==> flow/design.v <==
module buck_v1_0 #(
  parameter model_data_width = 25,
  parameter model_decimal_width = 16
)(
  input aclk, 
  input resetn, 
  input clock_enable,
  input pwm, 
  input signed [model_data_width-1:0] input_voltage,
  input signed [model_data_width-1:0] period_inductor,
  input signed [model_data_width-1:0] period_capacitor,
  input signed [model_data_width-1:0] inverse_resistor,
  output reg signed [model_data_width-1:0] inductor_current,
  output signed [model_data_width-1:0] capacitor_current,
  output signed [model_data_width-1:0] output_current,
  output reg signed [model_data_width-1:0] output_voltage  
);
  wire signed [model_data_width-1:0] voltage_diff;  
  wire signed [(model_data_width*2)-1:0] voltage_diff_intl_2width;  
  wire signed [model_data_width-1:0] voltage_diff_intl;  
  wire signed [(model_data_width*2)-1:0] capacitor_current_intc_2width;  
  wire signed [model_data_width-1:0] capacitor_current_intc;  
  wire signed [(model_data_width*2)-1:0] output_current_2width;  
  assign voltage_diff = pwm? input_voltage - output_voltage: -output_voltage;
  assign voltage_diff_intl_2width = voltage_diff * period_inductor;
  assign voltage_diff_intl = voltage_diff_intl_2width >>> model_decimal_width;
  always @(posedge aclk)
    if (!resetn)
      inductor_current <= 0;
    else 
      if (clock_enable)
        inductor_current <= inductor_current + voltage_diff_intl;
  assign capacitor_current = inductor_current - output_current;
  assign capacitor_current_intc_2width = capacitor_current * period_capacitor;
  assign capacitor_current_intc = capacitor_current_intc_2width >>> model_decimal_width;
  always @(posedge aclk)
    if (!resetn)
      output_voltage <= 0;
    else 
      if (clock_enable)
        output_voltage <= output_voltage + capacitor_current_intc;
  assign output_current_2width = output_voltage * inverse_resistor;
  assign output_current = output_current_2width >>> model_decimal_width;
endmodule
-- Reports on buck_v1_0
Tool output for the design above, in the order of the flow.
Line numbers count from 1 in the design file above.
Operators: Yosys type, input widths -> output width; for muxes data width and select width s.
Library cell names are shortened.
Not given: --
- design top: buck_v1_0
- clock: aclk
- library: sky130hd
- library corner: tt_025C_1v80

-- Elaborated design
Counts by Yosys on the flattened word-level netlist (proc, flatten, opt, wreduce; memories kept). Register bits leave out memories and registers merged into their read ports (data or address); mux counts leave out enables and synchronous resets folded into registers. Print and check cells are left out. Cells with the same type and inputs are merged into one.
- register bits: 50
- input port bits: 104
- word-level cells at 11
- add/sub/neg operators at 5
- multipliers: 3
- mux-type cells at 1
- operators with widths (cell ; number):
    $mul 25x25->41 ; 3
    $add 25x25->25 ; 2
    $sub 25x25->25 ; 2
    $neg 25->25 ; 1
    $mux 25 ; 1

-- Logic depth
Yosys ltp: most cells in a row. Word level: on the elaborated netlist, between registers, memories and ports. Mapped: between sequential cells and ports; inverters and the memories' decode and read muxes count.
- word-level depth: 4
- noted ABC_AREA: 1
- depth in mapped cells at 82

-- Synthesis result
Source: synth_stat.txt of the flow (Yosys; design flattened, memories mapped). It holds for the ABC_AREA given above (unset counts as 0); a run with the other value may have another netlist.
- cell types (cell ; number ; total area (um2)):
    fa_1 ; 1660 ; 3.32E+04
    inv_1 ; 2488 ; 9.34E+03
    nand2_1 ; 1883 ; 7.07E+03
    ha_1 ; 482 ; 6.03E+03
    nor2_1 ; 670 ; 2.51E+03
    a21oi_1 ; 270 ; 1.35E+03
    dfxtp_1 ; 50 ; 1000.96
    clkbuf_1 ; 258 ; 968.429
    xor2_1 ; 102 ; 893.357
    nand3_1 ; 158 ; 790.758
    o21ai_0 ; 145 ; 725.696
    xnor2_1 ; 58 ; 507.987
    nand4_1 ; 46 ; 287.776
    o21bai_1 ; 20 ; 150.144
    buf_2 ; 28 ; 140.134
    buf_1 ; 35 ; 131.376
    nor3_1 ; 21 ; 105.101
    clkinv_1 ; 26 ; 97.594
Not listed: further types 41, cells in them 186.
- cell count: 8586
- synthesis area: 0.0666664 mm2
- area of sequential cells at 0.001001 mm2
- flip-flops: 50
- buffer cells at 326

-- Timing after synthesis
OpenSTA on the mapped netlist: ideal clock, no wires. The path of least setup slack (recovery checks aside). Input and output delay are each 20% of the period. Register names are those of the netlist, which keeps one name where synthesis merged equal registers.
- path type: input -> register
- start point: input port inverse_resistor[2]
- end point: register output_voltage[24]
- period at 28.0 ns
- input delay at 5.600 ns
- noted setup time: 0.113 ns
- data arrival time at 20.100 ns
- path slack at 7.787 ns
- delay of the path at 14.613 ns
- driving pins on the path: 73
- period reached after synthesis at 20.213 ns
"delay of the path" is the arrival time less input delay plus setup time.
"driving pins on the path": output pins that drive a net of the path, with the launching flip-flop's if there is one; two outputs of one cell count as two.
"period reached after synthesis" is the clock period less the worst setup slack; recovery checks do not enter. This is arithmetic on one report: input and output delays are still those of the set period (20% each).
The rows between start and end are the longest chain of elaborated cells between them; the timing report does not say that the signal goes this way. Where chains are equally long, one stands for them.
A line is the first line of the expression or statement that the cell stems from. Yosys adds cells for indexed reads and writes and turns some case tables into memories.
- cells stage by stage: clkbuf_1 > clkbuf_1 > nand2_1 > fa_1 > fa_1 > fa_1 > fa_1 > fa_1 > inv_1 > fa_1 > inv_1 > fa_1 > inv_1 > ha_1 > clkbuf_1 > a21o_1 > nand3_1 > nand2_1 > [... 37 more ...] > nand3_1 > nand2_1 > xor2_1 > ha_1 > a21oi_1 > nor2_1 > a211oi_1 > o21ai_1 > a21oi_1 > inv_1 > a21oi_1 > o21ai_0 > xor2_1 > nand3_1 > nand2_1 > nor2_1 > nor2_1 > nor2_1
- length of the longest elaborated chain at 4
- ends and longest elaborated chain, after synthesis (element ; RTL line ; source):
    start: declaration ; 12 ; input signed [model_data_width-1:0] inverse_resistor,
    $mul 25x25->41 ; 42 ; assign output_current_2width = output_voltage * inverse_resistor;
    $sub 25x25->25 ; 33 ; assign capacitor_current = inductor_current - output_current;
    $mul 25x25->41 ; 34 ; assign capacitor_current_intc_2width = capacitor_current * period_capacitor;
    $add 25x25->25 ; 41 ; output_voltage <= output_voltage + capacitor_current_intc;
    end: assignment ; 38 ; output_voltage <= 0;
    end: assignment ; 41 ;
    end: declaration ; 16 ; output reg signed [model_data_width-1:0] output_voltage
Some nets on the timed path still bear RTL names; the line given drives or declares the net.
- nets with RTL names, path after synthesis (net ; RTL line):
    output_current[18] ; 42

-- Timing after layout
From the final timing report of job 1: the path of least setup slack in the routed layout; clock arrival at registers is part of the times.
- path type: input -> register
- start point: input port inverse_resistor[7]
- end point: register output_voltage[24]
- period at 19.4 ns
- input delay at 3.88 ns
- noted setup time: 0.10 ns
- data arrival time at 18.56 ns
- path slack at 1.06 ns
- driving pins on the path: 76
The rows between start and end are the longest chain of elaborated cells between them; the timing report does not say that the signal goes this way. Where chains are equally long, one stands for them.
- cells stage by stage: dlygate4sd2_1 > buf_12 > nand2_1 > inv_1 > fa_1 > fa_1 > inv_1 > fa_1 > fa_1 > fa_1 > inv_1 > fa_1 > inv_1 > fa_1 > inv_1 > ha_4 > a21o_1 > nand3_1 > [... 40 more ...] > nand2_4 > nor2_4 > nand2_4 > nor4_4 > nand4_1 > o2111ai_2 > xor2_1 > ha_2 > nand2_1 > nor2_1 > inv_1 > o21ai_2 > xor2_2 > nand3_2 > nand2_1 > nor2_1 > nor2_1 > nor2_1
- length of the longest elaborated chain at 4
- ends and longest elaborated chain, after layout (element ; RTL line ; source):
    start: declaration ; 12 ; input signed [model_data_width-1:0] inverse_resistor,
    $mul 25x25->41 ; 42 ; assign output_current_2width = output_voltage * inverse_resistor;
    $sub 25x25->25 ; 33 ; assign capacitor_current = inductor_current - output_current;
    $mul 25x25->41 ; 34 ; assign capacitor_current_intc_2width = capacitor_current * period_capacitor;
    $add 25x25->25 ; 41 ; output_voltage <= output_voltage + capacitor_current_intc;
    end: assignment ; 38 ; output_voltage <= 0;
    end: assignment ; 41 ;
    end: declaration ; 16 ; output reg signed [model_data_width-1:0] output_voltage

Lab notebook: buck_v1_0

Measured results for buck_v1_0: 3 stored runs of the Yosys and OpenROAD flow on sky130hd. The settings differ; the order carries no meaning. The constraints put input and output delay at 20% of the set period each and load the outputs with 0.01 pF.
"achieved clock period": clock period set for the run, less the worst setup slack. It is reckoned from that one timing run; input and output delays stay at 20% of the period that was set.

Job 1
Settings were ABC_AREA = 1; CAP_MARGIN = 0; CELL_PAD_IN_SITES_GLOBAL_PLACEMENT = 0; CORE_UTILIZATION = 54; CTS_CLUSTER_DIAMETER = 297; GPL_ROUTABILITY_DRIVEN = 1; HOLD_SLACK_MARGIN = 0.19; MIN_ROUTING_LAYER = met1; PLACE_DENSITY_LB_ADDON = 0.16; SETUP_SLACK_MARGIN = 0.93; TNS_END_PERCENT = 80; period_ns = 19.4; CORE_MARGIN = 2; SLEW_MARGIN = 20
- noted the smallest setup slack: 1.055 ns
- noted the achieved clock period: 18.345 ns
- summed negative setup slack: 0.000 ns
- die footprint at 0.126284 mm2
- worst hold slack after layout at 0.654 ns
- netlist area reported by Yosys at 0.0666664 mm2
- noted the utilization after routing: 63.1 %

Job 2
Settings were ABC_AREA = 1; CAP_MARGIN = 0; CELL_PAD_IN_SITES_DETAIL_PLACEMENT = 2; CELL_PAD_IN_SITES_GLOBAL_PLACEMENT = 2; CORE_MARGIN = 4; CORE_UTILIZATION = 54; CTS_CLUSTER_DIAMETER = 297; GPL_ROUTABILITY_DRIVEN = 1; GPL_TIMING_DRIVEN = 0; HOLD_SLACK_MARGIN = 0.19; MAX_ROUTING_LAYER = met4; MIN_ROUTING_LAYER = met1; PLACE_DENSITY_LB_ADDON = 0.16; SETUP_SLACK_MARGIN = 0.93; TNS_END_PERCENT = 80; period_ns = 18.6; SLEW_MARGIN = 20
- unfinished; error FLW-0024 in placement

Job 3
Settings were ABC_AREA = 1; CELL_PAD_IN_SITES_GLOBAL_PLACEMENT = 2; CORE_MARGIN = 10; CORE_UTILIZATION = 40; CTS_CLUSTER_DIAMETER = 391; GPL_TIMING_DRIVEN = 0; MAX_ROUTING_LAYER = met4; SLEW_MARGIN = 20; TNS_END_PERCENT = 80; period_ns = 28.0; CAP_MARGIN = 20
- netlist area reported by Yosys at 0.0666664 mm2
- noted the achieved clock period: 25.575 ns
- noted the utilization after routing: 43.2 %
- noted the smallest setup slack: 2.425 ns
- worst hold slack after layout at 0.538 ns
- die footprint at 0.183394 mm2
- summed negative setup slack: 0.000 ns
